==> flow/design.v <==
`timescale 1ns / 1ps
module HalfAdder(
    input a,  
    input b,  
    output f,  
    output carryOut  
    );
    xor(f, a, b);
    and(carryOut, a, b);
endmodule
`timescale 1ns / 1ps
module FullAdder(
    input a,
    input b,
    input carryIn,
    output sum,
    output carryOut
    );
    wire ha1Sum, ha1CarryOut, ha2CarryOut;
    HalfAdder halfAdder1(a, b, ha1Sum, ha1CarryOut);
    HalfAdder halfAdder2(ha1Sum, carryIn, sum, ha2CarryOut);
    or(carryOut, ha1CarryOut, ha2CarryOut);
endmodule
`timescale 1ns / 1ps
module MultiAnd16(
    input [15:0] a,
    input b,
    output [15:0] c
    );
    and(c[0], a[0], b);
    and(c[1], a[1], b);
    and(c[2], a[2], b);
    and(c[3], a[3], b);
    and(c[4], a[4], b);
    and(c[5], a[5], b);
    and(c[6], a[6], b);
    and(c[7], a[7], b);
    and(c[8], a[8], b);
    and(c[9], a[9], b);
    and(c[10], a[10], b);
    and(c[11], a[11], b);
    and(c[12], a[12], b);
    and(c[13], a[13], b);
    and(c[14], a[14], b);
    and(c[15], a[15], b);
endmodule
`timescale 1ns / 1ps
module MultiAdd15(
    input [14:0] a,
    input [14:0] b,
    input [14:0] carryIn,
    output [14:0] sum,
    output [14:0] carryOut
    );
    FullAdder fa0(a[0], b[0], carryIn[0], sum[0], carryOut[0]);  
    FullAdder fa1(a[1], b[1], carryIn[1], sum[1], carryOut[1]);
    FullAdder fa2(a[2], b[2], carryIn[2], sum[2], carryOut[2]);
    FullAdder fa3(a[3], b[3], carryIn[3], sum[3], carryOut[3]);
    FullAdder fa4(a[4], b[4], carryIn[4], sum[4], carryOut[4]);
    FullAdder fa5(a[5], b[5], carryIn[5], sum[5], carryOut[5]);
    FullAdder fa6(a[6], b[6], carryIn[6], sum[6], carryOut[6]);
    FullAdder fa7(a[7], b[7], carryIn[7], sum[7], carryOut[7]);
    FullAdder fa8(a[8], b[8], carryIn[8], sum[8], carryOut[8]);
    FullAdder fa9(a[9], b[9], carryIn[9], sum[9], carryOut[9]);
    FullAdder fa10(a[10], b[10], carryIn[10], sum[10], carryOut[10]);
    FullAdder fa11(a[11], b[11], carryIn[11], sum[11], carryOut[11]);
    FullAdder fa12(a[12], b[12], carryIn[12], sum[12], carryOut[12]);
    FullAdder fa13(a[13], b[13], carryIn[13], sum[13], carryOut[13]);
    FullAdder fa14(a[14], b[14], carryIn[14], sum[14], carryOut[14]);
endmodule
`timescale 1ns / 1ps
module ArrayMultiplier(
    input [15:0] a,
    input [15:0] b,
    output [31:0] f
    );
    wire [15:0] tmpAnd [0:15];
    wire [14:0] tmpSum [0:14];
    wire [14:0] tmpCarry [0:15];
    MultiAnd16 and0(a, b[0], tmpAnd[0]);
    MultiAnd16 and1(a, b[1], tmpAnd[1]);
    MultiAnd16 and2(a, b[2], tmpAnd[2]);
    MultiAnd16 and3(a, b[3], tmpAnd[3]);
    MultiAnd16 and4(a, b[4], tmpAnd[4]);
    MultiAnd16 and5(a, b[5], tmpAnd[5]);
    MultiAnd16 and6(a, b[6], tmpAnd[6]);
    MultiAnd16 and7(a, b[7], tmpAnd[7]);
    MultiAnd16 and8(a, b[8], tmpAnd[8]);
    MultiAnd16 and9(a, b[9], tmpAnd[9]);
    MultiAnd16 and10(a, b[10], tmpAnd[10]);
    MultiAnd16 and11(a, b[11], tmpAnd[11]);
    MultiAnd16 and12(a, b[12], tmpAnd[12]);
    MultiAnd16 and13(a, b[13], tmpAnd[13]);
    MultiAnd16 and14(a, b[14], tmpAnd[14]);
    MultiAnd16 and15(a, b[15], tmpAnd[15]);
    MultiAdd15 add0(tmpAnd[0][15:1], tmpAnd[1][14:0], 15'd0, tmpSum[0], tmpCarry[0]);
    MultiAdd15 add1({tmpAnd[1][15], tmpSum[0][14:1]}, tmpAnd[2][14:0], tmpCarry[0], tmpSum[1], tmpCarry[1]);
    MultiAdd15 add2({tmpAnd[2][15], tmpSum[1][14:1]}, tmpAnd[3][14:0], tmpCarry[1], tmpSum[2], tmpCarry[2]);
    MultiAdd15 add3({tmpAnd[3][15], tmpSum[2][14:1]}, tmpAnd[4][14:0], tmpCarry[2], tmpSum[3], tmpCarry[3]);
    MultiAdd15 add4({tmpAnd[4][15], tmpSum[3][14:1]}, tmpAnd[5][14:0], tmpCarry[3], tmpSum[4], tmpCarry[4]);
    MultiAdd15 add5({tmpAnd[5][15], tmpSum[4][14:1]}, tmpAnd[6][14:0], tmpCarry[4], tmpSum[5], tmpCarry[5]);
    MultiAdd15 add6({tmpAnd[6][15], tmpSum[5][14:1]}, tmpAnd[7][14:0], tmpCarry[5], tmpSum[6], tmpCarry[6]);
    MultiAdd15 add7({tmpAnd[7][15], tmpSum[6][14:1]}, tmpAnd[8][14:0], tmpCarry[6], tmpSum[7], tmpCarry[7]);
    MultiAdd15 add8({tmpAnd[8][15], tmpSum[7][14:1]}, tmpAnd[9][14:0], tmpCarry[7], tmpSum[8], tmpCarry[8]);
    MultiAdd15 add9({tmpAnd[9][15], tmpSum[8][14:1]}, tmpAnd[10][14:0], tmpCarry[8], tmpSum[9], tmpCarry[9]);
    MultiAdd15 add10({tmpAnd[10][15], tmpSum[9][14:1]}, tmpAnd[11][14:0], tmpCarry[9], tmpSum[10], tmpCarry[10]);
    MultiAdd15 add11({tmpAnd[11][15], tmpSum[10][14:1]}, tmpAnd[12][14:0], tmpCarry[10], tmpSum[11], tmpCarry[11]);
    MultiAdd15 add12({tmpAnd[12][15], tmpSum[11][14:1]}, tmpAnd[13][14:0], tmpCarry[11], tmpSum[12], tmpCarry[12]);
    MultiAdd15 add13({tmpAnd[13][15], tmpSum[12][14:1]}, tmpAnd[14][14:0], tmpCarry[12], tmpSum[13], tmpCarry[13]);
    MultiAdd15 add14({tmpAnd[14][15], tmpSum[13][14:1]}, tmpAnd[15][14:0], tmpCarry[13], tmpSum[14], tmpCarry[14]);
    FullAdder add15(tmpSum[14][1], tmpCarry[14][0], 1'b0, f[16], tmpCarry[15][0]);
    FullAdder add16(tmpSum[14][2], tmpCarry[14][1], tmpCarry[15][0], f[17], tmpCarry[15][1]);
    FullAdder add17(tmpSum[14][3], tmpCarry[14][2], tmpCarry[15][1], f[18], tmpCarry[15][2]);
    FullAdder add18(tmpSum[14][4], tmpCarry[14][3], tmpCarry[15][2], f[19], tmpCarry[15][3]);
    FullAdder add19(tmpSum[14][5], tmpCarry[14][4], tmpCarry[15][3], f[20], tmpCarry[15][4]);
    FullAdder add20(tmpSum[14][6], tmpCarry[14][5], tmpCarry[15][4], f[21], tmpCarry[15][5]);
    FullAdder add21(tmpSum[14][7], tmpCarry[14][6], tmpCarry[15][5], f[22], tmpCarry[15][6]);
    FullAdder add22(tmpSum[14][8], tmpCarry[14][7], tmpCarry[15][6], f[23], tmpCarry[15][7]);
    FullAdder add23(tmpSum[14][9], tmpCarry[14][8], tmpCarry[15][7], f[24], tmpCarry[15][8]);
    FullAdder add24(tmpSum[14][10], tmpCarry[14][9], tmpCarry[15][8], f[25], tmpCarry[15][9]);
    FullAdder add25(tmpSum[14][11], tmpCarry[14][10], tmpCarry[15][9], f[26], tmpCarry[15][10]);
    FullAdder add26(tmpSum[14][12], tmpCarry[14][11], tmpCarry[15][10], f[27], tmpCarry[15][11]);
    FullAdder add27(tmpSum[14][13], tmpCarry[14][12], tmpCarry[15][11], f[28], tmpCarry[15][12]);
    FullAdder add28(tmpSum[14][14], tmpCarry[14][13], tmpCarry[15][12], f[29], tmpCarry[15][13]);
    FullAdder add29(tmpAnd[15][15], tmpCarry[14][14], tmpCarry[15][13], f[30], f[31]);
    assign f[0] = tmpAnd[0][0];
    assign f[1] = tmpSum[0][0];
    assign f[2] = tmpSum[1][0];
    assign f[3] = tmpSum[2][0];
    assign f[4] = tmpSum[3][0];
    assign f[5] = tmpSum[4][0];
    assign f[6] = tmpSum[5][0];
    assign f[7] = tmpSum[6][0];
    assign f[8] = tmpSum[7][0];
    assign f[9] = tmpSum[8][0];
    assign f[10] = tmpSum[9][0];
    assign f[11] = tmpSum[10][0];
    assign f[12] = tmpSum[11][0];
    assign f[13] = tmpSum[12][0];
    assign f[14] = tmpSum[13][0];
    assign f[15] = tmpSum[14][0];
endmodule
`timescale 1ns / 1ps
module RippleAdder8(
    input [7:0] a,
    input [7:0] b,
    input carryIn,
    output [7:0] sum,
    output carryOut
    );
    wire tmpCarry [0:6];
    FullAdder fa0(a[0], b[0], carryIn, sum[0], tmpCarry[0]);  
    FullAdder fa1(a[1], b[1], tmpCarry[0], sum[1], tmpCarry[1]);
    FullAdder fa2(a[2], b[2], tmpCarry[1], sum[2], tmpCarry[2]);
    FullAdder fa3(a[3], b[3], tmpCarry[2], sum[3], tmpCarry[3]);
    FullAdder fa4(a[4], b[4], tmpCarry[3], sum[4], tmpCarry[4]);
    FullAdder fa5(a[5], b[5], tmpCarry[4], sum[5], tmpCarry[5]);
    FullAdder fa6(a[6], b[6], tmpCarry[5], sum[6], tmpCarry[6]);
    FullAdder fa7(a[7], b[7], tmpCarry[6], sum[7], carryOut);  
endmodule
`timescale 1ns / 1ps
module Adder32(
    input [31:0] a,
    input [31:0] b,
    output [31:0] sum,
    output carryOut
    );
    wire tmpCarry [0:2];
    RippleAdder8 add0(a[7:0], b[7:0], 1'b0, sum[7:0], tmpCarry[0]);
    RippleAdder8 add1(a[15:8], b[15:8], tmpCarry[0], sum[15:8], tmpCarry[1]);
    RippleAdder8 add2(a[23:16], b[23:16], tmpCarry[1], sum[23:16], tmpCarry[2]);
    RippleAdder8 add3(a[31:24], b[31:24], tmpCarry[2], sum[31:24], carryOut);
endmodule
`timescale 1ns / 1ps
module MACRegister(
    input clk,
    input rst,
    input [1:0] opcode,
    input [15:0] a,
    input [15:0] b,
    output [31:0] dataOut
    );
    reg [31:0] register;
    assign dataOut = register;
    wire [31:0] product;
    wire [31:0] sum;
    ArrayMultiplier multiplier(a, b, product);
    Adder32 adder(register, product, sum);
    always @ (posedge clk) begin
        if (rst)
            register <= 32'd0;
        else case (opcode)
            2'd1:  
                register <= {a, b};
            2'd2:  
                register <= sum;
        endcase
    end
endmodule
---- Reports on MACRegister ----
Tool output for the design above, in the order of the flow.
Lines are those of the file above, counted from 1.
Operators carry their Yosys type and port widths (W data, S select, Z words).
Not given: --
inputs
  design top .............................. MACRegister
  clock ................................... clk
  cell library ............................ sky130hd
  timing corner ........................... tt_025C_1v80

---- Elaborated design ----
Yosys after proc, flatten, opt, wreduce and memory -nomap, before mapping. Memory bits, and registers merged into a memory's read port (data or address), are not among the register bits. Print and check cells are not counted. Equal cells are merged and count once.
bit counts
  register bits ........................... 32
  input bits .............................. 36
  output and inout port bits .............. 32
operators by class
  equality and inequality tests ........... 2
  mux-type cells .......................... 1
  bitwise operators ....................... 1562
  reduce/logical cells .................... 1
operators with widths
  operator              count
  $and A1 B1 Y1         781
  $xor A1 B1 Y1         527
  $or A1 B1 Y1          254
  $pmux W32 S2          1
  $eq A2 B1 Y1 const B  1
  $eq A2 B2 Y1 const B  1
  $reduce_bool A2 Y1    1

---- Logic depth ----
Yosys ltp: most cells in a row. Word level: on the elaborated netlist, between registers, memories and ports. Mapped: between sequential cells and ports; inverters and the memories' decode and read muxes count.
logic depth
  depth after elaboration ................. 65
  ABC_AREA ................................ 0
  gate-level depth with buffers ........... 41
  mapped depth without buffers ............ 40

---- Netlist ----
Yosys stat after the flow's synthesis: flattened, memories mapped to cells. It holds for the ABC_AREA given above (unset counts as 0); a run with the other value may have another netlist.
cell types
  type                       count
  sky130_fd_sc_hd__fa_1      254
  sky130_fd_sc_hd__and2_1    192
  sky130_fd_sc_hd__dfxtp_1   32
  sky130_fd_sc_hd__inv_1     161
  sky130_fd_sc_hd__nand2_1   92
  sky130_fd_sc_hd__buf_4     32
  sky130_fd_sc_hd__a211o_1   27
  sky130_fd_sc_hd__ha_1      18
  sky130_fd_sc_hd__clkbuf_1  42
  sky130_fd_sc_hd__a21oi_1   27
  sky130_fd_sc_hd__nor2_1    29
  sky130_fd_sc_hd__buf_6     4
  sky130_fd_sc_hd__nor2b_1   6
  sky130_fd_sc_hd__buf_2     5
  sky130_fd_sc_hd__a211oi_1  3
  sky130_fd_sc_hd__nor3_1    3
  sky130_fd_sc_hd__mux2_2    1
  sky130_fd_sc_hd__mux2i_1   1
Other cell types: 5; their cells: 5.
mapped netlist
  cells in the netlist .................... 934
  cell area after synthesis ............... 9185.1 sq um
  sequential area ......................... 640.6 sq um
  flip-flops .............................. 32
The figures by module come from a second, unflattened synthesis with its own total; it is not the netlist above.
unflattened totals
  cells (unflattened synthesis) ........... 1234
  area total of the unflattened synthesis .. 12064.1 sq um
Each row is one instance without its submodules.
by module
  module           times used  cells  area (sq um)  seq. area (sq um)
  HalfAdder        544         1      12.5          0.0
  MultiAnd16       16          17     126.4         0.0
  FullAdder        272         1      6.3           0.0
  MACRegister      1           144    1526.5        640.6
  Adder32          1           1      3.8           0.0
  ArrayMultiplier  1           1      3.8           0.0
  MultiAdd15       15          0      0.0           0.0
  RippleAdder8     4           0      0.0           0.0

---- Timing after synthesis ----
OpenSTA on the mapped netlist: ideal clock, no wires. The path of least setup slack (recovery checks aside). Input and output delay are each 20% of the period. Register names are those of the netlist, which keeps one name where synthesis merged equal registers.
timing path post-synthesis
  path type ............................... input port to flip-flop
  start point ............................. in b[1]
  end point ............................... reg register[31]
  clock period ............................ 19.0 ns
  external input delay .................... 3.800 ns
  library setup time ...................... 0.106 ns
  time at the first pin ................... 3.800 ns
  data arrival time ....................... 18.835 ns
  slack ................................... 0.059 ns
  path delay .............................. 15.141 ns
  driving pins on the path ................ 38
  path buffers ............................ 1
  synthesis period reached ................ 18.941 ns
"path delay" = arrival - input delay + setup time.
"driving pins on the path": output pins that drive a net of the path, with the launching flip-flop's if there is one; two outputs of one cell count as two.
"synthesis period reached" is the clock period less the worst setup slack; recovery checks do not enter. This is arithmetic on one report: input and output delays are still those of the set period (20% each).
Between the ends stands the longest chain of elaborated cells between them, by number of cells; it is not shown to be the way that was timed. Of several equally long chains one is given.
A line is the first line of the expression or statement that the cell stems from. Yosys adds cells for indexed reads and writes and turns some case tables into memories.
A register here has more assigning lines than the two given.
between the ends, post-synthesis
  cell sequence ........................... sky130_fd_sc_hd__clkbuf_1 sky130_fd_sc_hd__and2_1 sky130_fd_sc_hd__ha_1 sky130_fd_sc_hd__inv_1 sky130_fd_sc_hd__fa_1 sky130_fd_sc_hd__inv_1 sky130_fd_sc_hd__fa_1 sky130_fd_sc_hd__fa_1 sky130_fd_sc_hd__fa_1 sky130_fd_sc_hd__fa_1 sky130_fd_sc_hd__fa_1 sky130_fd_sc_hd__fa_1 sky130_fd_sc_hd__fa_1 sky130_fd_sc_hd__fa_1 sky130_fd_sc_hd__fa_1 sky130_fd_sc_hd__fa_1 sky130_fd_sc_hd__fa_1 sky130_fd_sc_hd__fa_1 [... 2 more ...] sky130_fd_sc_hd__fa_1 sky130_fd_sc_hd__fa_1 sky130_fd_sc_hd__fa_1 sky130_fd_sc_hd__fa_1 sky130_fd_sc_hd__fa_1 sky130_fd_sc_hd__fa_1 sky130_fd_sc_hd__fa_1 sky130_fd_sc_hd__fa_1 sky130_fd_sc_hd__fa_1 sky130_fd_sc_hd__fa_1 sky130_fd_sc_hd__fa_1 sky130_fd_sc_hd__fa_1 sky130_fd_sc_hd__fa_1 sky130_fd_sc_hd__fa_1 sky130_fd_sc_hd__fa_1 sky130_fd_sc_hd__fa_1 sky130_fd_sc_hd__xor2_1 sky130_fd_sc_hd__o311ai_0
  cells in the longest elaborated chain ... 65
ends and longest elaborated chain, post-synthesis
  what                         line  RTL
  from (decl)                  180   input [15:0] b,
  $and A1 B1 Y1                44    and(c[14], a[14], b);
  $xor A1 B1 Y1 (28 in a row)  8     xor(f, a, b);
  $and A1 B1 Y1                9     and(carryOut, a, b);
  $or A1 B1 Y1                 22    or(carryOut, ha1CarryOut, ha2CarryOut);
  $xor A1 B1 Y1 (2 in a row)   8
  $and A1 B1 Y1                9
  $or A1 B1 Y1                 22
  [... 23 more ...]            --
  $or A1 B1 Y1                 22
  $and A1 B1 Y1                9
  $or A1 B1 Y1                 22
  $and A1 B1 Y1                9
  $or A1 B1 Y1                 22
  $xor A1 B1 Y1                8
  $pmux W32 S2                 192   else case (opcode)
  to (assign)                  194   register <= {a, b};
  to (assign)                  196   register <= sum;
  to (decl)                    183   reg [31:0] register;

---- Timing after layout ----
Path of least setup slack in the final report of run A (OpenROAD, finished layout, wires in). Where an end is a register, its clock arrival counts in the times.
timing path after layout
  path type ............................... input port to flip-flop
  start point ............................. in a[15]
  end point ............................... reg register[30]
  clock period ............................ 21.5 ns
  external input delay .................... 4.30 ns
  library setup time ...................... 0.07 ns
  time at the first pin ................... 4.30 ns
  data arrival time ....................... 18.74 ns
  slack ................................... 2.99 ns
  driving pins on the path ................ 38
  path buffers ............................ 1
Between the ends stands the longest chain of elaborated cells between them, by number of cells; it is not shown to be the way that was timed. Of several equally long chains one is given.
A register here has more assigning lines than the two given.
between the ends, after layout
  cell sequence ........................... sky130_fd_sc_hd__dlygate4sd2_1 sky130_fd_sc_hd__and2_1 sky130_fd_sc_hd__ha_1 sky130_fd_sc_hd__inv_1 sky130_fd_sc_hd__fa_1 sky130_fd_sc_hd__inv_1 sky130_fd_sc_hd__fa_1 sky130_fd_sc_hd__fa_1 sky130_fd_sc_hd__fa_1 sky130_fd_sc_hd__fa_1 sky130_fd_sc_hd__fa_1 sky130_fd_sc_hd__fa_1 sky130_fd_sc_hd__fa_1 sky130_fd_sc_hd__fa_1 sky130_fd_sc_hd__fa_1 sky130_fd_sc_hd__fa_1 sky130_fd_sc_hd__fa_1 sky130_fd_sc_hd__fa_1 [... 2 more ...] sky130_fd_sc_hd__fa_1 sky130_fd_sc_hd__inv_1 sky130_fd_sc_hd__fa_1 sky130_fd_sc_hd__fa_1 sky130_fd_sc_hd__fa_1 sky130_fd_sc_hd__fa_1 sky130_fd_sc_hd__fa_1 sky130_fd_sc_hd__fa_1 sky130_fd_sc_hd__fa_1 sky130_fd_sc_hd__fa_1 sky130_fd_sc_hd__fa_1 sky130_fd_sc_hd__fa_1 sky130_fd_sc_hd__fa_1 sky130_fd_sc_hd__fa_1 sky130_fd_sc_hd__fa_1 sky130_fd_sc_hd__fa_1 sky130_fd_sc_hd__a211o_1 sky130_fd_sc_hd__a21oi_1
  cells in the longest elaborated chain ... 63
ends and longest elaborated chain, after layout
  what                         line  RTL
  from (decl)                  179   input [15:0] a,
  $and A1 B1 Y1                45    and(c[15], a[15], b);
  $xor A1 B1 Y1 (28 in a row)  8     xor(f, a, b);
  $and A1 B1 Y1                9     and(carryOut, a, b);
  $or A1 B1 Y1                 22    or(carryOut, ha1CarryOut, ha2CarryOut);
  $xor A1 B1 Y1 (2 in a row)   8
  $and A1 B1 Y1                9
  $or A1 B1 Y1                 22
  [... 21 more ...]            --
  $or A1 B1 Y1                 22
  $and A1 B1 Y1                9
  $or A1 B1 Y1                 22
  $and A1 B1 Y1                9
  $or A1 B1 Y1                 22
  $xor A1 B1 Y1                8
  $pmux W32 S2                 192   else case (opcode)
  to (assign)                  194   register <= {a, b};
  to (assign)                  196   register <= sum;
  to (decl)                    183   reg [31:0] register;

--- measured runs ---
Measured results for MACRegister: 4 stored runs of the Yosys and OpenROAD flow on sky130hd. The settings differ; the order carries no meaning. The constraints put input and output delay at 20% of the set period each and load the outputs with 0.01 pF.
"period reached" = clock period - worst setup slack. The figure is calculated, with input and output delays left at 20% of the set period.
"time of the worst setup path": the worst setup path's part of the clock period (all of it between registers, 20% less for each end at a port) less its slack. A launch clock that arrives late makes it longer, a capture clock that arrives late makes it shorter.

======== run A ========
==> flow/run.sh <==
#!/bin/bash
# the make line also repeats the synthesis and layout settings of config.mk as NAME=value (left out here)
make -C /OpenROAD-flow-scripts/flow DESIGN_CONFIG=/design/flow/config.mk WORK_HOME=/design/flow/orfs CLKGATE_MAP_FILE= finish
==> flow/config.mk <==
export PLATFORM = sky130hd
export DESIGN_NAME = MACRegister
export DESIGN_NICKNAME = MACRegister
export VERILOG_FILES = /design/flow/design.v
export SDC_FILE = /design/flow/constraint.sdc
export NUM_CORES = 4
export LEC_CHECK = 0
export CAP_MARGIN = 20
export CELL_PAD_IN_SITES_DETAIL_PLACEMENT = 1
export CELL_PAD_IN_SITES_GLOBAL_PLACEMENT = 2
export CORE_ASPECT_RATIO = 1.38
export CORE_MARGIN = 6
export CORE_UTILIZATION = 54
export CTS_CLUSTER_DIAMETER = 390
export CTS_CLUSTER_SIZE = 88
export PLACE_DENSITY_LB_ADDON = 0.06
export SETUP_SLACK_MARGIN = 2.54
export SLEW_MARGIN = 25
export TNS_END_PERCENT = 75
==> flow/constraint.sdc <==
create_clock -name core_clock -period 21.5 [get_ports {clk}]
set_input_delay 4.3000 -clock core_clock [delete_from_list [all_inputs] [get_ports {clk}]]
set_output_delay 4.3000 -clock core_clock [all_outputs]
set_load 0.01 [all_outputs]

-------- measured, run A --------
  area of the die ......................... 20324.1 sq um
  netlist area reported by Yosys .......... 9185.1 sq um
  post-route utilization .................. 0.598
  worst setup slack after layout .......... 2.986 ns
  time of the worst setup path ............ 14.21 ns
  type of the worst setup path ............ input port to flip-flop
  sum of negative setup slack ............. 0.000 ns
  period reached .......................... 18.514 ns
  area of the standard cells in the finished layout .. 9880.7 sq um
  worst-case hold slack ................... 0.483 ns

======== run B ========
==> flow/run.sh <==
#!/bin/bash
# the make line also repeats the synthesis and layout settings of config.mk as NAME=value (left out here)
make -C /OpenROAD-flow-scripts/flow DESIGN_CONFIG=/design/flow/config.mk WORK_HOME=/design/flow/orfs CLKGATE_MAP_FILE= finish
==> flow/config.mk <==
export PLATFORM = sky130hd
export DESIGN_NAME = MACRegister
export DESIGN_NICKNAME = MACRegister
export VERILOG_FILES = /design/flow/design.v
export SDC_FILE = /design/flow/constraint.sdc
export NUM_CORES = 4
export LEC_CHECK = 0
export CAP_MARGIN = 20
export CELL_PAD_IN_SITES_GLOBAL_PLACEMENT = 0
export CORE_MARGIN = 2
export CORE_UTILIZATION = 41
export CTS_CLUSTER_SIZE = 76
export GPL_ROUTABILITY_DRIVEN = 0
export GPL_TIMING_DRIVEN = 1
export MAX_ROUTING_LAYER = met5
export MIN_ROUTING_LAYER = met1
export PLACE_DENSITY = 0.93
export SETUP_SLACK_MARGIN = -1.53
export SLEW_MARGIN = 20
==> flow/constraint.sdc <==
create_clock -name core_clock -period 25.6 [get_ports {clk}]
set_input_delay 5.1200 -clock core_clock [delete_from_list [all_inputs] [get_ports {clk}]]
set_output_delay 5.1200 -clock core_clock [all_outputs]
set_load 0.01 [all_outputs]

-------- measured, run B --------
  netlist area reported by Yosys .......... 9185.1 sq um
  period reached .......................... 21.215 ns
  worst setup slack after layout .......... 4.385 ns
  area of the standard cells in the finished layout .. 9948.3 sq um
  sum of negative setup slack ............. 0.000 ns
  area of the die ......................... 23616.0 sq um
  worst-case hold slack ................... 0.477 ns
  time of the worst setup path ............ 16.09 ns
  type of the worst setup path ............ input port to flip-flop
  post-route utilization .................. 0.454

======== run C ========
==> flow/run.sh <==
#!/bin/bash
# the make line also repeats the synthesis and layout settings of config.mk as NAME=value (left out here)
make -C /OpenROAD-flow-scripts/flow DESIGN_CONFIG=/design/flow/config.mk WORK_HOME=/design/flow/orfs CLKGATE_MAP_FILE= finish
==> flow/config.mk <==
export PLATFORM = sky130hd
export DESIGN_NAME = MACRegister
export DESIGN_NICKNAME = MACRegister
export VERILOG_FILES = /design/flow/design.v
export SDC_FILE = /design/flow/constraint.sdc
export NUM_CORES = 4
export LEC_CHECK = 0
export CAP_MARGIN = 0
export CELL_PAD_IN_SITES_DETAIL_PLACEMENT = 1
export CELL_PAD_IN_SITES_GLOBAL_PLACEMENT = 1
export CORE_ASPECT_RATIO = 0.98
export CORE_MARGIN = 7
export CORE_UTILIZATION = 54
export CTS_CLUSTER_DIAMETER = 390
export CTS_CLUSTER_SIZE = 88
export GPL_TIMING_DRIVEN = 0
export MAX_ROUTING_LAYER = met5
export PLACE_DENSITY_LB_ADDON = 0.08
export SETUP_SLACK_MARGIN = -0.87
export SLEW_MARGIN = 25
export TNS_END_PERCENT = 75
==> flow/constraint.sdc <==
create_clock -name core_clock -period 21.5 [get_ports {clk}]
set_input_delay 4.3000 -clock core_clock [delete_from_list [all_inputs] [get_ports {clk}]]
set_output_delay 4.3000 -clock core_clock [all_outputs]
set_load 0.01 [all_outputs]

-------- measured, run C --------
  sum of negative setup slack ............. 0.000 ns
  post-route utilization .................. 0.613
  worst setup slack after layout .......... 0.800 ns
  time of the worst setup path ............ 16.40 ns
  type of the worst setup path ............ input port to flip-flop
  worst-case hold slack ................... 0.481 ns
  period reached .......................... 20.700 ns
  netlist area reported by Yosys .......... 9185.1 sq um
  area of the standard cells in the finished layout .. 10274.9 sq um
  area of the die ......................... 20857.6 sq um

======== run D ========
==> flow/run.sh <==
#!/bin/bash
# the make line also repeats the synthesis and layout settings of config.mk as NAME=value (left out here)
make -C /OpenROAD-flow-scripts/flow DESIGN_CONFIG=/design/flow/config.mk WORK_HOME=/design/flow/orfs CLKGATE_MAP_FILE= finish
==> flow/config.mk <==
export PLATFORM = sky130hd
export DESIGN_NAME = MACRegister
export DESIGN_NICKNAME = MACRegister
export VERILOG_FILES = /design/flow/design.v
export SDC_FILE = /design/flow/constraint.sdc
export NUM_CORES = 4
export LEC_CHECK = 0
export CAP_MARGIN = 20
export CELL_PAD_IN_SITES_GLOBAL_PLACEMENT = 1
export CORE_ASPECT_RATIO = 1.38
export CORE_MARGIN = 2
export CORE_UTILIZATION = 54
export CTS_CLUSTER_DIAMETER = 390
export CTS_CLUSTER_SIZE = 88
export PLACE_DENSITY = 0.81
export SETUP_SLACK_MARGIN = 2.54
export SLEW_MARGIN = 35
export TNS_END_PERCENT = 75
==> flow/constraint.sdc <==
create_clock -name core_clock -period 21.5 [get_ports {clk}]
set_input_delay 4.3000 -clock core_clock [delete_from_list [all_inputs] [get_ports {clk}]]
set_output_delay 4.3000 -clock core_clock [all_outputs]
set_load 0.01 [all_outputs]

-------- measured, run D --------
  period reached .......................... 18.491 ns
  worst-case hold slack ................... 0.475 ns
  time of the worst setup path ............ 14.19 ns
  type of the worst setup path ............ input port to flip-flop
  area of the standard cells in the finished layout .. 9858.2 sq um
  post-route utilization .................. 0.586
  netlist area reported by Yosys .......... 9185.1 sq um
  sum of negative setup slack ............. 0.000 ns
  worst setup slack after layout .......... 3.009 ns
  area of the die ......................... 18082.3 sq um
--- end ---
